==> flow/design.v <==
module dht11_reader (
  input rst_n,           
  input wire en,         
  input wire clk,        
  output reg [7:0] humidity,
  output reg [7:0] temperature,
  output wire data_ready
);
  reg [31:0] counter;    
  assign data_ready = 1'b0;
  always @(posedge clk or negedge rst_n) begin
    if (!rst_n) begin
      humidity <= 8'h28;
      temperature <= 8'h21;
      counter <= 0;
    end else if (en) begin
      counter <= counter + 1;
      if (counter >= 3_000_000) begin  
        counter <= 0;
        if (temperature < 35) begin
          temperature <= temperature + 1;
        end else begin
          temperature <= 30;
        end
        if (humidity < 45) begin
          humidity <= humidity + 1;
        end else begin
          humidity <= 40;
        end
      end
    end
  end
endmodule
module uart_tx(
  input  wire clk,               
  input  wire rst_n,             
  input  wire tx_start,          
  input  wire [7:0] tx_data,     
  output reg tx,                 
  output reg tx_done,            
  output reg tx_busy             
);
  parameter CLK_FREQ = 1_000_000;  
  parameter BAUD_RATE = 9600;
  localparam BIT_PERIOD = CLK_FREQ / BAUD_RATE;  
  reg [3:0] bit_index;      
  reg [15:0] clk_count;     
  reg [9:0] tx_shift_reg;   
  always @(posedge clk or negedge rst_n) begin
    if (!rst_n) begin
      tx <= 1;           
      tx_busy <= 0;
      bit_index <= 0;
      clk_count <= 0;
      tx_done <= 0;
    end else begin
      if (tx_start && !tx_busy) begin
        tx_shift_reg <= {1'b1, tx_data, 1'b0};  
        tx_busy <= 1'b1;
        bit_index <= 0;
        clk_count <= 0;
        tx_done <= 0;
      end
      if (tx_busy) begin
        if (clk_count < BIT_PERIOD - 1) begin
          clk_count <= clk_count + 1;
        end else begin
          clk_count <= 0;
          tx <= tx_shift_reg[bit_index];  
          bit_index <= bit_index + 1;
          if (bit_index == 9) begin
            tx_busy <= 1'b0;  
            tx_done <= 1;
          end
        end
      end
    end
  end
endmodule
module uart_rx (
  input wire clk,              
  input wire rst_n,            
  input wire rx,               
  output reg [7:0] data_out,   
  output reg rx_busy,          
  output reg done              
);
  parameter CLK_FREQ = 1_000_000;                  
  parameter BAUD_RATE = 9600;
  localparam BIT_PERIOD = CLK_FREQ / BAUD_RATE;    
  reg [9:0] rx_shift_reg;    
  reg [3:0] bit_index;       
  reg [15:0] clk_count;      
  always @(posedge clk or negedge rst_n) begin
    if (!rst_n) begin
      rx_busy <= 0;
      clk_count <= 0;
      bit_index <= 0;
      done <= 1'b0;  
    end else begin
      if (!rx_busy && !rx) begin
        rx_busy <= 1'b1;
        done <= 1'b0;
        clk_count <= BIT_PERIOD / 2;  
        bit_index <= 0;
      end
      if (rx_busy) begin
        if (clk_count < BIT_PERIOD - 1) begin
          clk_count <= clk_count + 1;
        end else begin
          clk_count <= 0;
          rx_shift_reg[bit_index] <= rx;  
          bit_index <= bit_index + 1;
          if (bit_index == 9) begin
            if (rx == 1'b1) begin  
              rx_busy <= 1'b0;
              done <= 1'b1;  
              data_out <= rx_shift_reg[8:1];  
            end else begin
              rx_busy <= 1'b0;  
              done <= 1'b0;
            end
          end
        end
      end else begin
        if (done) begin
          done <= 1'b0;  
        end
      end
    end
  end
endmodule
module uart_string(
  input wire clk_1Mhz,
  input wire rst_n,
  input wire [7: 0] temperature, 
  input wire [7: 0] humidity, 
  input wire rx,
  output wire tx,
  input wire en_tx,
  output reg tx_msg_done,
  input wire fan_state,
  input wire hum_state,
  output reg [7:0] chr_cmd,
  output reg [7:0] chr_val0,
  output reg [7:0] chr_val1,
  output reg       rx_msg_done   
);
  localparam SEND_INTERVAL = 1_000_000;  
  localparam IDLE = 2'b00, LOAD = 2'b01, TRANSMIT = 2'b10, DONE = 2'b11;
  wire tx_done, rx_done;
  reg [3:0] tx_index;   
  reg [7:0] tx_data;
  reg send_start;
  reg [31:0] timer_count;  
  wire tx_busy;
  reg [7:0] tx_msg [0:8];  
  reg [1:0] TX_STATE;
  always @(posedge clk_1Mhz or negedge rst_n) begin
    if (!rst_n) begin
      tx_msg[0] <= 8'h53;  
      tx_msg[1] <= 8'h3A;  
      tx_msg[2] <= 8'h30;  
      tx_msg[3] <= 8'h30;  
      tx_msg[4] <= 8'h30;  
      tx_msg[5] <= 8'h30;  
      tx_msg[6] <= 8'h30;  
      tx_msg[7] <= 8'h30;  
      tx_msg[8] <= 8'h2F;  
      tx_msg_done <= 1'b0;
      tx_index <= 0;
      send_start <= 1'b0;
      timer_count <= 0;
      TX_STATE <= IDLE;
    end else if (en_tx) begin
      case (TX_STATE)
        IDLE: begin
          tx_msg_done <= 1'b0;  
          if (!tx_busy) begin
            if (timer_count == SEND_INTERVAL) begin
              timer_count <= 0;
              TX_STATE <= LOAD;
            end else begin
              timer_count <= timer_count + 1;
            end
          end
        end
        LOAD: begin
          if (tx_index == 0) begin
            tx_msg[2] <= temperature / 10 + 8'h30;
            tx_msg[3] <= temperature % 10 + 8'h30;
            tx_msg[4] <= humidity / 10 + 8'h30;
            tx_msg[5] <= humidity % 10 + 8'h30;
            tx_msg[6] <= fan_state ? 8'h31 : 8'h30;  
            tx_msg[7] <= hum_state ? 8'h31 : 8'h30;  
          end
          tx_data <= tx_msg[tx_index];  
          send_start <= 1'b1;           
          TX_STATE <= TRANSMIT;
        end
        TRANSMIT: begin
          if (tx_done) begin
            send_start <= 1'b0;         
            if (tx_index < 8) begin
              tx_index <= tx_index + 1;
              TX_STATE <= LOAD;        
            end else begin
              tx_index <= 0;
              TX_STATE <= DONE;        
            end
          end
        end
        DONE: begin
          tx_msg_done <= 1'b1;          
          TX_STATE <= IDLE;            
        end
      endcase
    end
  end
  wire [7:0] rx_data;
  wire rx_busy;
  reg [5:0] RX_STATE;
  always @(posedge clk_1Mhz or negedge rst_n) begin
    if (!rst_n) begin
      RX_STATE <= 0;       
      rx_msg_done <= 1'b0;    
    end else if (!rx_busy && rx_done) begin
      case (RX_STATE)
        0: begin
          if (rx_data == 8'h41 || rx_data == 8'h42 || rx_data == 8'h43
              || rx_data == 8'h44 || rx_data == 8'h4C) begin
            RX_STATE <= 1;
            chr_cmd <= rx_data;
            rx_msg_done <= 1'b0;
          end else begin
            RX_STATE <= 0;  
          end
        end
        1: begin
          if ((rx_data >= 8'h30 && rx_data <= 8'h39) || rx_data == 8'h2D) begin  
            RX_STATE <= 2;
            chr_val0 <= rx_data;
          end
        end
        2: begin
          if (rx_data == 8'h3A) begin  
            RX_STATE <= 3;
          end
        end
        3: begin
          if (rx_data >= 8'h30 && rx_data <= 8'h39) begin  
            RX_STATE <= 4;
            chr_val1 <= rx_data;
          end
        end
        4: begin
          if (rx_data == 8'h0A || rx_data == 8'h2A || rx_data == 8'h2F) begin
            rx_msg_done <= 1'b1;
            RX_STATE <= 0;
          end
        end
      endcase
    end
    else if (rx_busy && !rx_done) begin
      rx_msg_done <= 1'b0;
    end
  end
  uart_tx uart_tx_inst(
    .clk(clk_1Mhz),
    .rst_n(rst_n),
    .tx_start(send_start),
    .tx_data(tx_data),
    .tx(tx),
    .tx_busy(tx_busy),
    .tx_done(tx_done)
  );
  uart_rx uart_rx_inst (
    .clk(clk_1Mhz),
    .rst_n(rst_n),
    .rx(rx),
    .data_out(rx_data),
    .rx_busy(rx_busy),
    .done(rx_done)
  );
endmodule
module i2c_writeframe(
    input       clk_1MHz,                
    input       rst_n,                   
    input       en_write,                
    input       start_frame,             
    input       stop_frame,              
    input [7:0] data,                    
    input       sda_in,                  
    output      sda_oe,                  
    output reg  scl,                     
    output      done,                    
    output reg  sda_en                   
);
    localparam  DELAY       = 10;        
    reg [20:0]  cnt;                     
    reg         cnt_clr;                 
    localparam  WaitEn      = 0,         
                PreStart    = 1,         
                Start       = 2,         
                AfterStart  = 3,         
                PreWrite    = 4,         
                WriteLow    = 5,         
                WriteHigh   = 6,         
                WriteDone   = 7,         
                WaitAck     = 8,         
                Ack1        = 9,         
                Ack2        = 10,        
                AckDone     = 11,        
                PreStop     = 12,        
                Stop        = 13,        
                Done        = 14;        
    reg [3:0]   state, next_state;
    reg [3:0]   bit_cnt;                 
    wire [2:0]  bit_idx = bit_cnt - 1'b1;    
    reg         sda_out;                 
    assign sda_oe = sda_en & ~sda_out;
    always @(posedge clk_1MHz, negedge rst_n) begin
        if (!rst_n)
            cnt <= 21'd0;
        else if (cnt_clr)
            cnt <= 21'd0;
        else
            cnt <= cnt + 1'b1;
    end
    always @(posedge clk_1MHz, negedge rst_n) begin
        if (!rst_n)
            state <= WaitEn;
        else
            state <= next_state;
    end
    always @(*) begin
        if (!rst_n)
            next_state = WaitEn;             
        else begin
            case (state)
                WaitEn:     next_state = en_write ? (start_frame ? PreStart : PreWrite) : WaitEn;
                PreStart:   next_state = (cnt == DELAY) ? Start : PreStart;
                Start:      next_state = (cnt == DELAY) ? AfterStart : Start;
                AfterStart: next_state = (cnt == DELAY) ? WriteLow : AfterStart;
                PreWrite:   next_state = (cnt == DELAY) ? WriteLow : PreWrite;
                WriteLow:   next_state = (cnt == DELAY) ? WriteHigh : WriteLow;
                WriteHigh:  next_state = (cnt == DELAY && bit_cnt == 4'd8) ? WriteDone : ((cnt == DELAY) ? WriteLow : WriteHigh);
                WriteDone:  next_state = (cnt == DELAY) ? WaitAck : WriteDone;
                WaitAck:    next_state = (sda_in == 1'b0) ? Ack1 : WaitAck;
                Ack1:       next_state = (cnt == DELAY) ? Ack2 : Ack1;
                Ack2:       next_state = (cnt == DELAY) ? AckDone : Ack2;
                AckDone:    next_state = (cnt == DELAY) ? (stop_frame ? PreStop : Done) : AckDone;
                PreStop:    next_state = (cnt == DELAY) ? Stop : PreStop;
                Stop:       next_state = (cnt == DELAY) ? Done : Stop;
                Done:       next_state = WaitEn;
                default:    next_state = WaitEn;
            endcase
        end
    end   
    always @(posedge clk_1MHz, negedge rst_n) begin
        if (!rst_n) begin                    
            sda_en  <= 1'b1;
            sda_out <= 1'b1;
            scl     <= 1'b1;
            cnt_clr <= 1'b1;
        end else begin
            case (state)
                WaitEn: begin
                    sda_en  <= 1'b1;         
                    cnt_clr <= 1'b1;         
                end
                PreStart: begin
                    sda_out <= 1'b1;                                 
                    scl     <= 1'b1;        
                    cnt_clr <= (cnt == DELAY-1) ? 1'b1 : 1'b0;       
                end
                Start: begin
                    sda_out <= 1'b0;                                 
                    cnt_clr <= (cnt == DELAY-1) ? 1'b1 : 1'b0;       
                end
                AfterStart: begin
                    scl     <= 1'b0;                                 
                    cnt_clr <= (cnt == DELAY-1) ? 1'b1 : 1'b0;       
                end
                PreWrite: begin
                    cnt_clr <= (cnt == DELAY-1) ? 1'b1 : 1'b0;       
                end
                WriteLow: begin
                    scl     <= 1'b0;                                 
                    sda_out <= data[3'd7-bit_idx];                   
                    cnt_clr <= (cnt == DELAY-1) ? 1'b1 : 1'b0;       
                end
                WriteHigh: begin
                    scl     <= 1'b1;                                 
                    cnt_clr <= (cnt == DELAY-1) ? 1'b1 : 1'b0;       
                end
                WriteDone: begin
                    scl     <= 1'b0;                                 
                    sda_en  <= 1'b0;                                 
                    cnt_clr <= (cnt == DELAY-1) ? 1'b1 : 1'b0;       
                end
                WaitAck: begin
                    cnt_clr <= 1'b1;                                 
                end
                Ack1: begin
                    scl     <= 1'b1;                                 
                    cnt_clr <= (cnt == DELAY-1) ? 1'b1 : 1'b0;       
                end
                Ack2: begin
                    scl     <= 1'b0;                                 
                    cnt_clr <= (cnt == DELAY-1) ? 1'b1 : 1'b0;       
                end
                AckDone: begin      
                    cnt_clr <= (cnt == DELAY-1) ? 1'b1 : 1'b0;       
                end
                PreStop: begin
                    scl     <= 1'b1;                                 
                    cnt_clr <= (cnt == DELAY-1) ? 1'b1 : 1'b0;       
                end   
                Stop: begin
                    sda_en  <= 1'b1;                                 
                    sda_out <= 1'b1;                                 
                    cnt_clr <= (cnt == DELAY-1) ? 1'b1 : 1'b0;       
                end
                Done: begin
                    cnt_clr <= 1'b1;                                 
                end
            endcase
        end
    end
    always @(posedge clk_1MHz, negedge rst_n) begin
        if (!rst_n)
            bit_cnt <= 4'd0;
        else begin
            case (state)
                WriteLow:   bit_cnt <= (cnt == 1'b0) ? bit_cnt + 1'b1 : bit_cnt;     
                WaitEn:     bit_cnt <= 4'd0;
                Done:       bit_cnt <= 4'd0;
                default:    bit_cnt <= bit_cnt;
            endcase
        end
    end
    assign done = (state == Done);
endmodule
module lcd_write_cmd_data(
    input       clk_1MHz,                    
    input       rst_n,                       
    input [7:0] data,                        
    input       cmd_data,                    
    input       ena,                         
    input [6:0] i2c_addr,                    
    input       sda_in,                      
    output      sda_oe,                      
    output      scl,                         
    output      done,                        
    output      sda_en
);
    localparam  DELAY               = 50;    
    reg [20:0]  cnt;                         
    reg         cnt_clr;                     
    localparam  WaitEn              = 0,     
                Write_Addr          = 1,     
                Wait_AddrDone       = 2,     
                Write_HighNibble1   = 3,     
                Wait_High1Done      = 4,     
                Delay_CMD1          = 5,     
                Write_HighNibble2   = 6,     
                Wait_High2Done      = 7,     
                Write_LowNibble1    = 8,     
                Wait_Low1Done       = 9,     
                Delay_CMD2          = 10,    
                Write_LowNibble2    = 11,    
                Wait_Low2Done       = 12,    
                Done                = 13;    
    reg [3:0]   state, next_state;
    reg         en_write;                    
    wire        en_i2cwrite = en_write;
    wire        i2c_done;                    
    reg [7:0]   i2c_data;                    
    reg         start_frame;                 
    reg         stop_frame;                  
    always @(posedge clk_1MHz, negedge rst_n) begin
        if (!rst_n)
            cnt <= 21'd0;
        else if (cnt_clr)
            cnt <= 21'd0;
        else
            cnt <= cnt + 1'b1;
    end
    always @(posedge clk_1MHz, negedge rst_n) begin
        if (!rst_n)
            state <= WaitEn;
        else
            state <= next_state;
    end
    always @(*) begin
        if (!rst_n)
            next_state = WaitEn;                 
        else begin
            case (state)
                WaitEn:             next_state = ena ? Write_Addr : WaitEn;
                Write_Addr:         next_state = Wait_AddrDone;
                Wait_AddrDone:      next_state = i2c_done ? Write_HighNibble1 : Wait_AddrDone;
                Write_HighNibble1:  next_state = Wait_High1Done;
                Wait_High1Done:     next_state = i2c_done ? Delay_CMD1 : Wait_High1Done;
                Delay_CMD1:         next_state = (cnt == DELAY) ? Write_HighNibble2 : Delay_CMD1;
                Write_HighNibble2:  next_state = Wait_High2Done;
                Wait_High2Done:     next_state = i2c_done ? Write_LowNibble1 : Wait_High2Done;
                Write_LowNibble1:   next_state = Wait_Low1Done;
                Wait_Low1Done:      next_state = i2c_done ? Delay_CMD2 : Wait_Low1Done;
                Delay_CMD2:         next_state = (cnt == DELAY) ? Write_LowNibble2 : Delay_CMD2;
                Write_LowNibble2:   next_state = Wait_Low2Done;
                Wait_Low2Done:      next_state = i2c_done ? Done : Wait_Low2Done;
                Done:               next_state = WaitEn;
                default:            next_state = WaitEn;
            endcase
        end
    end
    always @(posedge clk_1MHz, negedge rst_n) begin
        if (!rst_n) begin                    
            i2c_data <= 8'd0;
            en_write <= 1'b0;
            cnt_clr  <= 1'b1;
        end else begin
            case (state)
                WaitEn: begin
                    i2c_data    <= 8'd0;
                    en_write    <= 1'b0;
                    cnt_clr     <= 1'b1;
                end
                Write_Addr: begin
                    start_frame <= 1'b1;                 
                    stop_frame  <= 1'b0;
                    i2c_data    <= {i2c_addr, 1'b0};     
                    en_write    <= 1'b1;                 
                end
                Wait_AddrDone: begin
                    en_write    <= 1'b0;                 
                end
                Write_HighNibble1: begin
                    start_frame <= 1'b0;
                    stop_frame  <= 1'b0;
                    i2c_data    <= (data & 8'hF0) | 8'h0C | cmd_data;
                    en_write    <= 1'b1;                 
                end
                Wait_High1Done: begin
                    en_write    <= 1'b0;                 
                end
                Delay_CMD1: begin
                    cnt_clr     <= 1'b0;                 
                end
                Write_HighNibble2: begin
                    start_frame <= 1'b0;
                    stop_frame  <= 1'b0;
                    i2c_data    <= ((data & 8'hF0) | 8'h0C | cmd_data) & 8'hFB;
                    en_write    <= 1'b1;                 
                    cnt_clr     <= 1'b1;                 
                end
                Wait_High2Done: begin
                    en_write    <= 1'b0;                 
                end
                Write_LowNibble1: begin              
                    start_frame <= 1'b0;
                    stop_frame  <= 1'b0;
                    i2c_data    <= ((data & 8'h0F) << 4) | 8'h0C | cmd_data;
                    en_write    <= 1'b1;                
                end
                Wait_Low1Done: begin
                    en_write    <= 1'b0;                 
                end
                Delay_CMD2: begin
                    cnt_clr     <= 1'b0;                 
                end
                Write_LowNibble2: begin
                    start_frame <= 1'b0;
                    stop_frame  <= 1'b1;                 
                    i2c_data    <= (((data & 8'h0F) << 4) | 8'h0C | cmd_data) & 8'hFB;
                    en_write    <= 1'b1;                 
                    cnt_clr     <= 1'b1;                 
                end
                Wait_Low2Done: begin
                    en_write    <= 1'b0;                 
                end
            endcase
        end
    end
    assign done = (state == Done);
    i2c_writeframe i2c_writframe_inst(
        .clk_1MHz   (clk_1MHz),
        .rst_n      (rst_n),
        .en_write   (en_i2cwrite),
        .start_frame(start_frame),
        .stop_frame (stop_frame),
        .data       (i2c_data),
        .sda_in     (sda_in),
        .sda_oe     (sda_oe),
        .scl        (scl),
        .done       (i2c_done),
        .sda_en     (sda_en)
    );
endmodule
module lcd_display(
    input           clk_1MHz,                
    input           rst_n,                   
    input           ena,                     
    input           done_write,              
    input  [127:0]  row1,                    
    input  [127:0]  row2,                    
    output reg[7:0] data,                    
    output          cmd_data,                
    output reg      ena_write,               
    output          busy                     
);
    localparam  DELAY           = 50;        
    localparam  WaitEn          = 0,
                Write           = 1,
                WaitWrite       = 2,
                WaitDelay       = 3,
                Done            = 4;
    reg [2:0]   state, next_state;          
    reg [20:0]  cnt;                         
    reg         cnt_clr;                     
    wire [7:0]  cmd_data_array [0:39];
    assign cmd_data_array[0]    = 8'h02;     
    assign cmd_data_array[1]    = 8'h28;     
    assign cmd_data_array[2]    = 8'h0C;     
    assign cmd_data_array[3]    = 8'h06;     
    assign cmd_data_array[4]    = 8'h01;     
    assign cmd_data_array[5]    = 8'h80;     
    assign cmd_data_array[22]   = 8'hC0;     
    assign cmd_data_array[39]   = 8'h00;     
    generate
        genvar i;
        for (i = 1; i < 17; i=i+1) begin: for_name
            assign cmd_data_array[22-i] = row1[(i*8)-1:i*8-8];       
            assign cmd_data_array[39-i] = row2[(i*8)-1:i*8-8];       
        end
    endgenerate
    reg [5:0]   ptr;                         
    assign cmd_data = (ptr <= 6'd6 || ptr == 6'd23) ? 1'b0 : 1'b1;   
    assign busy = ~(state == WaitEn);
    always @(posedge clk_1MHz, negedge rst_n) begin
        if (!rst_n)
            cnt <= 21'd0;
        else if (cnt_clr)
            cnt <= 21'd0;
        else 
            cnt <= cnt + 1'b1;
    end
    always @(posedge clk_1MHz, negedge rst_n) begin
        if (!rst_n)
            state <= WaitEn;
        else
            state <= next_state;
    end
    always @(*) begin
        if (!rst_n)
            next_state = WaitEn;
        else begin
            case (state)
                WaitEn:     next_state = ena ? Write : WaitEn;
                Write:      next_state = WaitWrite;
                WaitWrite:  next_state = done_write ? WaitDelay : WaitWrite;
                WaitDelay:  next_state = (ptr == 6'd39) ? Done : ((cnt == DELAY) ? Write : WaitDelay);
                Done:       next_state = WaitEn;
                default:    next_state = WaitEn;
            endcase
        end
    end
    always @(posedge clk_1MHz, negedge rst_n) begin
        if (!rst_n) begin
            cnt_clr    <= 1'b1;
            ena_write  <= 1'b0;            
        end else begin
            case (state)
                WaitEn: begin
                    cnt_clr    <= 1'b1;                  
                    ena_write  <= 1'b0;                  
                end
                Write: begin
                    cnt_clr    <= 1'b1;                  
                    data       <= cmd_data_array[ptr];   
                    ena_write  <= 1'b1;                  
                end
                WaitWrite: begin
                    ena_write  <= 1'b0;                  
                end
                WaitDelay: begin
                    cnt_clr    <= 1'b0;
                end
            endcase
        end
    end
    always @(posedge clk_1MHz, negedge rst_n) begin
        if (!rst_n)
            ptr <= 6'd0;
        else if (state == WaitEn)
            ptr <= 6'd0;
        else if (state == Write)
            ptr <= ptr + 1'b1;
        else
            ptr <= ptr;
    end
endmodule
module lcd_16x2(
  input           clk_1MHz,
  input           rst_n,
  input           lcd_ena,
  input [127:0]   row1,
  input [127:0]   row2,
  output          busy,
  output          scl,
  input           sda_in,
  output          sda_oe,
  output          lcd_done
);
  localparam      i2c_addr = 7'h27;
  wire [7:0]      data;
  wire            cmd_data;
  wire            ena_write;
  lcd_display lcd_display_inst(
    .clk_1MHz           (clk_1MHz),
    .rst_n              (rst_n),
    .ena                (lcd_ena),
    .done_write         (lcd_done),
    .row1               (row1),
    .row2               (row2),
    .data               (data),
    .cmd_data           (cmd_data),
    .ena_write          (ena_write),
    .busy               (busy)
  );
  lcd_write_cmd_data lcd_write_cmd_data_inst(
    .clk_1MHz           (clk_1MHz),
    .rst_n              (rst_n),
    .data               (data),
    .cmd_data           (cmd_data),
    .ena                (ena_write),
    .i2c_addr           (i2c_addr),
    .sda_in             (sda_in),
    .sda_oe             (sda_oe),
    .scl                (scl),
    .done               (lcd_done)
  );
endmodule
module logic_controller(
  input   wire            clk,        
  input   wire            rst_n,
  input   wire  [7: 0]    temperature,
  input   wire  [7: 0]    humidity,
  output  reg             dht_en,
  input   wire            dht_data_ready,
  input   wire  [7:0]     chr_cmd,
  input   wire  [7:0]     chr_val0,
  input   wire  [7:0]     chr_val1,
  input   wire            rx_msg_done,
  input   wire            tx_msg_done,
  output  reg             en_tx,
  output  reg             lcd_en,    
  input   wire            lcd_done,  
  output  reg   [127:0]   lcd_row1,  
  output  reg   [127:0]   lcd_row2,  
  output  reg             led_fan,       
  output  reg             led_hum       
);
  localparam INTERVAL = 500_000;  
  integer interval_counter;
  reg [6:0] max_temp, min_temp, min_hum, max_hum;  
  reg [7:0] temp_tens, temp_units, humi_tens, humi_units;
  reg tick;  
  reg rx_msg_done_reg;
  always @(posedge clk or negedge rst_n) begin
    if (!rst_n) begin
      tick <= 1'b0;
      rx_msg_done_reg <= 1'b0;
      interval_counter <= 0;
      en_tx <= 1'b0;
      temp_tens <= 8'h00;
      temp_units <= 8'h00;
      humi_tens <= 8'h00;
      humi_units <= 8'h00;
      max_temp <= 34;  
      min_temp <= 1;  
      min_hum <= 42;  
      max_hum <= 63;  
      dht_en <= 1'b0;
      lcd_row1 <= "  Cold Storage  ";
      lcd_row2 <= "     Welcome    ";
      lcd_en <= 1'b1;
      led_fan <= 1'b0;
      led_hum <= 1'b0;
    end else begin
      if (lcd_done && lcd_en) begin
        lcd_en <= 1'b0;
      end
      if (interval_counter == INTERVAL) begin
        interval_counter <= 0;
        tick <= ~tick;
        if (tick) begin
          if (!dht_en) begin
            dht_en <= 1'b1;
          end
          en_tx <= 1'b1;
          update_leds();
          update_lcd();
        end else begin
          dht_en <= 1'b0;
        end
      end else begin
        interval_counter <= interval_counter + 1;
      end
      if (rx_msg_done && !rx_msg_done_reg) begin
        rx_msg_done_reg <= 1'b1;
        update_settings();
        if (chr_cmd != 8'h4C) begin  
          update_leds();
        end
      end else if (!rx_msg_done) begin
        rx_msg_done_reg <= 1'b0;
      end
      if (dht_en && dht_data_ready) begin
        dht_en <= 1'b0;
      end
      if (en_tx && tx_msg_done) begin
        en_tx <= 1'b0;
      end
    end
  end
  task update_settings;
    begin
      if (chr_cmd == 8'h4C) begin  
        led_fan <= (chr_val0 == 8'h31);  
        led_hum <= (chr_val1 == 8'h31);  
      end else if (chr_cmd == 8'h41) begin  
        if (chr_val0 == 8'h2D) begin  
          max_temp <= -1 * ((chr_val1 - 8'h30) * 10);
        end else begin
          max_temp <= ((chr_val0 - 8'h30) * 10) + (chr_val1 - 8'h30);
        end
      end else if (chr_cmd == 8'h42) begin  
        if (chr_val0 == 8'h2D) begin  
          min_temp <= -1 * ((chr_val1 - 8'h30) * 10);
        end else begin
          min_temp <= ((chr_val0 - 8'h30) * 10) + (chr_val1 - 8'h30);
        end
      end else if (chr_cmd == 8'h43) begin  
        if (chr_val0 == 8'h2D) begin  
          max_hum <= -1 * ((chr_val1 - 8'h30) * 10);
        end else begin
          max_hum <= ((chr_val0 - 8'h30) * 10) + (chr_val1 - 8'h30);
        end
      end else if (chr_cmd == 8'h44) begin  
        if (chr_val0 == 8'h2D) begin  
          min_hum <= -1 * ((chr_val1 - 8'h30) * 10);
        end else begin
          min_hum <= ((chr_val0 - 8'h30) * 10) + (chr_val1 - 8'h30);
        end
      end
      uart_rx_to_lcd();
    end
  endtask
  task update_leds;
    begin
      if (temperature > max_temp) begin
        led_fan <= 1'b1;  
      end else if (temperature < min_temp) begin
        led_fan <= 1'b0;  
      end else begin
        led_fan <= 1'b0;  
      end
      if (humidity < max_hum) begin
        led_hum <= 1'b1;  
      end else if (humidity > min_hum) begin
        led_hum <= 1'b0;  
      end else begin
        led_hum <= 1'b0;  
      end
    end
  endtask
  task update_lcd;
    begin
      temp_tens <= (temperature / 10) + 8'h30;   
      temp_units <= (temperature % 10) + 8'h30;  
      humi_tens <= (humidity / 10) + 8'h30;    
      humi_units <= (humidity % 10) + 8'h30;   
      if (temperature < 10) begin
        lcd_row1 <= { "Temp: 0", temp_units, " C      " };  
      end else begin
        lcd_row1 <= { "Temp: ", temp_tens, temp_units, " C      " };  
      end
      if (humidity < 10) begin
        lcd_row2 <= { "Humi: 0", humi_units, "%       " };   
      end else begin
        lcd_row2 <= { "Humi: ", humi_tens, humi_units, "%       " };   
      end
      lcd_en <= 1'b1;
    end
  endtask
  task uart_rx_to_lcd;
    begin
      lcd_row1 <= {"RX: ", chr_cmd, chr_val0, chr_val1, "         "};
      lcd_row2 <= {"Tem:", temp_tens, temp_units, "C Hum:", humi_tens, humi_units, "% "};
      interval_counter <= 0;  
      lcd_en <= 1'b1;
    end
  endtask
endmodule
module top_coldstorage(
  input         clk,           
  input         rst_n,         
  output        led_fan,       
  output        led_hum,       
  input         sda_lcd_in,
  output        sda_lcd_oe,
  output        scl_lcd,
  input         rx,
  output        tx
);
  wire clk_1MHz = clk;
  wire [127:0] lcd_row1, lcd_row2;
  wire lcd_en, lcd_done;
  wire [7:0] temperature, humidity;
  wire dht_en, dht_data_ready;
  wire [7:0] chr_cmd, chr_val0, chr_val1;
  wire rx_msg_done, en_tx, tx_msg_done;
  logic_controller logic_controller_inst(
    .clk(clk_1MHz),
    .rst_n(rst_n),
    .temperature(temperature),
    .humidity(humidity),
    .dht_en(dht_en),
    .dht_data_ready(dht_data_ready),
    .chr_cmd(chr_cmd),
    .chr_val0(chr_val0),
    .chr_val1(chr_val1),
    .en_tx(en_tx),
    .rx_msg_done(rx_msg_done),
    .tx_msg_done(tx_msg_done),
    .lcd_en(lcd_en),
    .lcd_done(lcd_done),
    .lcd_row1(lcd_row1),
    .lcd_row2(lcd_row2),
    .led_fan(led_fan),
    .led_hum(led_hum)
  );
  dht11_reader dht11_reader_inst(
    .clk(clk_1MHz),
    .rst_n(rst_n),
    .en(dht_en),
    .temperature(temperature),
    .humidity(humidity),
    .data_ready(dht_data_ready)
  );
  uart_string uart_string_inst(
    .clk_1Mhz(clk_1MHz),
    .rst_n(rst_n),
    .temperature(temperature),
    .humidity(humidity),
    .en_tx(en_tx),
    .tx_msg_done(tx_msg_done),
    .tx(tx),
    .rx(rx),
    .fan_state(led_fan),
    .hum_state(led_hum),
    .chr_cmd(chr_cmd),
    .chr_val0(chr_val0),
    .chr_val1(chr_val1),
    .rx_msg_done(rx_msg_done)
  );
  lcd_16x2 lcd_16x2_inst(
    .clk_1MHz(clk_1MHz),
    .rst_n(rst_n),
    .lcd_ena(lcd_en),
    .row1(lcd_row1),
    .row2(lcd_row2),
    .lcd_done(lcd_done),
    .sda_in(sda_lcd_in),
    .sda_oe(sda_lcd_oe),
    .scl(scl_lcd)
  );  
endmodule
# From RTL to reports: top_coldstorage
# Tool output for the design above, in the order of the flow.
# Line numbers count from 1 in the design file above.
# The mark -- stands for no value.
# design
top_module	top_coldstorage
clk_port	clk
library	sky130hd
corner	tt_025C_1v80

# Elaborated design
# Yosys after proc, flatten, opt, wreduce and memory -nomap, before mapping. Print and check cells are not counted.
# word_totals
in_bits	4
regBits	697
output_inout_bits	5
# op_classes
n_eq	123
mux	146
n_mul	3
shift	4
reduce_and_logical	95
addsub	25
compare	13
n_div	4
logic	14
# ops
operator	count
32-bit by 31-bit multiplier with 6-bit output with constant A	1
128-bit two-way mux	6
8-bit parallel mux with 40-bit select	1
8-bit by 4-bit divider with 32-bit output with constant B	2
8-bit by 4-bit modulo with 32-bit output with constant B	2
80-bit two-way mux	2
32-bit two-way mux	4
32-bit by 3-bit multiplier with 31-bit output with constant B	1
32-bit by 3-bit multiplier with 6-bit output with constant B	1
6-bit by 5-bit equality test with 1-bit output with constant B	16
16-bit two-way mux	6
8-bit by 7-bit equality test with 1-bit output with constant B	9
8-bit parallel mux with 9-bit select	1
4-bit equality test with constant B	17
32-bit by 1-bit adder with 32-bit output with constant B	2
32-bit by 20-bit equality test with 1-bit output with constant B	2
21-bit by 1-bit adder with 21-bit output with constant B	3
21-bit two-way mux	3
1-bit two-way mux	62
4-bit two-way mux	15
8-bit by 6-bit equality test with 1-bit output with constant B	7
4-bit parallel mux with 14-bit select	1
4-bit parallel mux with 13-bit select	1
4-bit by 3-bit equality test with 1-bit output with constant B	12
6-bit by 4-bit equality test with 1-bit output with constant B	8
6-bit equality test with constant B	8
8-bit parallel mux with 6-bit select	1
21-bit by 4-bit equality test with 1-bit output with constant B	2
# Not listed: further kinds 82, cells in them 231.

# Depth
# Longest topological path by Yosys (ltp), each cell counted once; first at word level (registers and memories cut), then after technology mapping (sequential cells cut; the memories' decode and read muxes count).
# logic_depth
depth_word	8
abc_area	1
depth_mapped	35
ltp_nobuf	35

# Mapped cells and area
# Yosys stat after the flow's synthesis: flattened, memories mapped to cells. It holds for the ABC_AREA given above (unset counts as 0); a run with the other value may have another netlist.
# Totals and module areas in this step are rounded.
# by_type
cell_type	count	area_total_um2
sky130_fd_sc_hd__dfrtp_1	396	9.91E+03
sky130_fd_sc_hd__inv_1	561	2105.77
sky130_fd_sc_hd__edfxtp_1	66	1.98E+03
sky130_fd_sc_hd__nand2_1	518	1.94E+03
sky130_fd_sc_hd__dfstp_2	62	1.63E+03
sky130_fd_sc_hd__nor2_1	374	1.4E+03
sky130_fd_sc_hd__ha_1	84	1.05E+03
sky130_fd_sc_hd__o21ai_0	200	1000.96
sky130_fd_sc_hd__nand3_1	171	855.821
sky130_fd_sc_hd__a21oi_1	140	700.672
sky130_fd_sc_hd__nor3_1	108	540.518
sky130_fd_sc_hd__xor2_1	50	437.92
sky130_fd_sc_hd__o22ai_1	66	412.896
sky130_fd_sc_hd__nor4_1	58	362.848
sky130_fd_sc_hd__nand4_1	57	356.592
sky130_fd_sc_hd__clkbuf_1	48	180.173
sky130_fd_sc_hd__a221oi_1	17	148.893
sky130_fd_sc_hd__xnor2_1	17	148.893
# Not listed: further types 48, cells in them 221.
# synth_totals
sequential_area_mm2	0.014
flip_flops	524
mapped_cells	3214
area_mm2	0.027

# Timing after synthesis
# OpenSTA on the mapped netlist: ideal clock, no wires. The path of least setup slack (recovery checks aside). Input and output delay are each 20% of the period. Register names are those of the netlist, which keeps one name where synthesis merged equal registers.
# synth_path
path_type	register to register
from	reg uart_string_inst.chr_val1[1]
to	reg logic_controller_inst.max_hum[6]
path_stages	17
path_buffers	0
required_ns	9.875
period_ns	10.0
delay_ns	4.103
slack_ns	5.897
arrival_time_ns	3.978
t_first_pin_ns	0.000
synth_period_reached_ns	4.103
# "delay_ns" is the arrival time less input delay plus setup time.
# "path_stages": output pins that drive a net of the path, with the launching flip-flop's if there is one; two outputs of one cell count as two.
# "synth_period_reached_ns" = period - worst setup slack (recovery checks aside). The figure is calculated, with input and output delays left at 20% of the set period.
# Between the ends stands the longest chain of elaborated cells between them, by number of cells; it is not shown to be the way that was timed. Of several equally long chains one is given.
# Each line given opens the expression or statement behind the cell; cells for indexed reads and writes are added by Yosys, which also makes memories of some case tables.
# synth_between
cell_sequence	sky130_fd_sc_hd__edfxtp_1 > sky130_fd_sc_hd__ha_1 > sky130_fd_sc_hd__ha_1 > sky130_fd_sc_hd__inv_1 > sky130_fd_sc_hd__fa_1 > sky130_fd_sc_hd__inv_1 > sky130_fd_sc_hd__ha_1 > sky130_fd_sc_hd__ha_1 > sky130_fd_sc_hd__fa_1 > sky130_fd_sc_hd__fa_1 > sky130_fd_sc_hd__xnor2_1 > sky130_fd_sc_hd__xor2_1 > sky130_fd_sc_hd__xnor2_1 > sky130_fd_sc_hd__a21oi_1 > sky130_fd_sc_hd__o21ai_0 > sky130_fd_sc_hd__o21ai_0 > sky130_fd_sc_hd__mux2_2
elab_chain_cells	4
cone_cells	5
cone_classes	2 x add/sub; 2 x mul; 1 x mux
# synth_rtl
item	line	text
from (decl)	146	output reg [7:0] chr_val1,
from (assign)	253	chr_val1 <= rx_data;
8-bit by 6-bit subtractor with 9-bit output	848	max_hum <= -1 * ((chr_val1 - 8'h30) * 10);
32-bit by 3-bit multiplier with 31-bit output	848
32-bit by 31-bit multiplier with 6-bit output	848
7-bit two-way mux	847	if (chr_val0 == 8'h2D) begin
to (assign)	785	max_hum <= 63;
to (decl)	768	reg [6:0] max_temp, min_temp, min_hum, max_hum;

# Worst path after layout
# Path of least setup slack in the final report of job 1 (OpenROAD, finished layout, wires in). Where an end is a register, its clock arrival counts in the times.
# layout_path
path_type	input to register
from	in rst_n
to	reg uart_string_inst.chr_val0[4]
t_first_pin_ns	1.75
required_ns	8.97
period_ns	8.75
arrival_time_ns	4.92
path_buffers	5
path_stages	7
in_delay_ns	1.75
slack_ns	4.05
# Between the ends stands the longest chain of elaborated cells between them, by number of cells; it is not shown to be the way that was timed. Of several equally long chains one is given.
# layout_between
cell_sequence	sky130_fd_sc_hd__buf_8 > sky130_fd_sc_hd__buf_16 > sky130_fd_sc_hd__buf_16 > sky130_fd_sc_hd__clkbuf_1 > sky130_fd_sc_hd__inv_1 > sky130_fd_sc_hd__clkbuf_1 > sky130_fd_sc_hd__nor2_1
elab_chain_cells	1
cone_cells	1
cone_lines	0
cone_classes	1 x reduce/logical
# layout_rtl
item	line	text
from (decl)	910	input         rst_n,
4-bit AND reduction	--
to (assign)	242	chr_val0 <= rx_data;
to (decl)	145	output reg [7:0] chr_val0,

Top module top_coldstorage; platform sky130hd; tools Yosys and OpenROAD; 2 stored runs in no particular order. Input and output delays are each 20% of the period that was set; the output load is 0.01 pF.
"achievedPeriod_ns" is the run's clock period less its worst setup slack. It is reckoned from that one timing run; input and output delays stay at 20% of the period that was set.
"critical_path_time_ns" means the part of the period allowed to the worst setup path (the constraints hold back 20% at inputs and 20% at outputs) less its slack; where the path has registers, the arrival times of their clocks count too.
"power_total_w" rests on the timing tool's default activity at the inputs, not on a simulated workload.
Results are given in rounded form.

Job 1, flow files:
==> flow/run.sh <==
#!/bin/bash
# the make line also repeats the synthesis and layout settings of config.mk as NAME=value (left out here)
make -C /OpenROAD-flow-scripts/flow DESIGN_CONFIG=/design/flow/config.mk WORK_HOME=/design/flow/orfs CLKGATE_MAP_FILE= finish
==> flow/config.mk <==
export PLATFORM = sky130hd
export DESIGN_NAME = top_coldstorage
export DESIGN_NICKNAME = top_coldstorage
export VERILOG_FILES = /design/flow/design.v
export SDC_FILE = /design/flow/constraint.sdc
export NUM_CORES = 4
export LEC_CHECK = 0
export ABC_AREA = 1
export CAP_MARGIN = 20
export CORE_ASPECT_RATIO = 0.73
export CORE_MARGIN = 5
export CORE_UTILIZATION = 48
export CTS_CLUSTER_DIAMETER = 216
export CTS_CLUSTER_SIZE = 28
export GPL_ROUTABILITY_DRIVEN = 0
export GPL_TIMING_DRIVEN = 0
export MIN_ROUTING_LAYER = met1
export PLACE_DENSITY_LB_ADDON = 0.06
export SETUP_SLACK_MARGIN = 0.64
export SLEW_MARGIN = 25
==> flow/constraint.sdc <==
create_clock -name core_clock -period 8.75 [get_ports {clk}]
set_input_delay 1.7500 -clock core_clock [delete_from_list [all_inputs] [get_ports {clk}]]
set_output_delay 1.7500 -clock core_clock [all_outputs]
set_load 0.01 [all_outputs]

==> results of job 1, as CSV <==
result,value
critical_path_time_ns,2.95
worstPathKind,"input to register"
achievedPeriod_ns,4.701
worstSetupSlack_ns,4.0
die_footprint_mm2,0.061
synth_area_mm2,0.027
tns_ns,0.000
util_pct,52
power_total_w,0.0048

Job 2, flow files:
==> flow/run.sh <==
#!/bin/bash
# the make line also repeats the synthesis and layout settings of config.mk as NAME=value (left out here)
make -C /OpenROAD-flow-scripts/flow DESIGN_CONFIG=/design/flow/config.mk WORK_HOME=/design/flow/orfs CLKGATE_MAP_FILE= finish
==> flow/config.mk <==
export PLATFORM = sky130hd
export DESIGN_NAME = top_coldstorage
export DESIGN_NICKNAME = top_coldstorage
export VERILOG_FILES = /design/flow/design.v
export SDC_FILE = /design/flow/constraint.sdc
export NUM_CORES = 4
export LEC_CHECK = 0
export CAP_MARGIN = 20
export CORE_MARGIN = 2
export CORE_UTILIZATION = 53
export SLEW_MARGIN = 20
==> flow/constraint.sdc <==
create_clock -name core_clock -period 5.41 [get_ports {clk}]
set_input_delay 1.0820 -clock core_clock [delete_from_list [all_inputs] [get_ports {clk}]]
set_output_delay 1.0820 -clock core_clock [all_outputs]
set_load 0.01 [all_outputs]

==> results of job 2, as CSV <==
result,value
critical_path_time_ns,5.01
worstPathKind,"register to register"
achievedPeriod_ns,5.015
worstSetupSlack_ns,0.40
die_footprint_mm2,0.053
synth_area_mm2,0.027
tns_ns,0.000
util_pct,58
power_total_w,0.0085
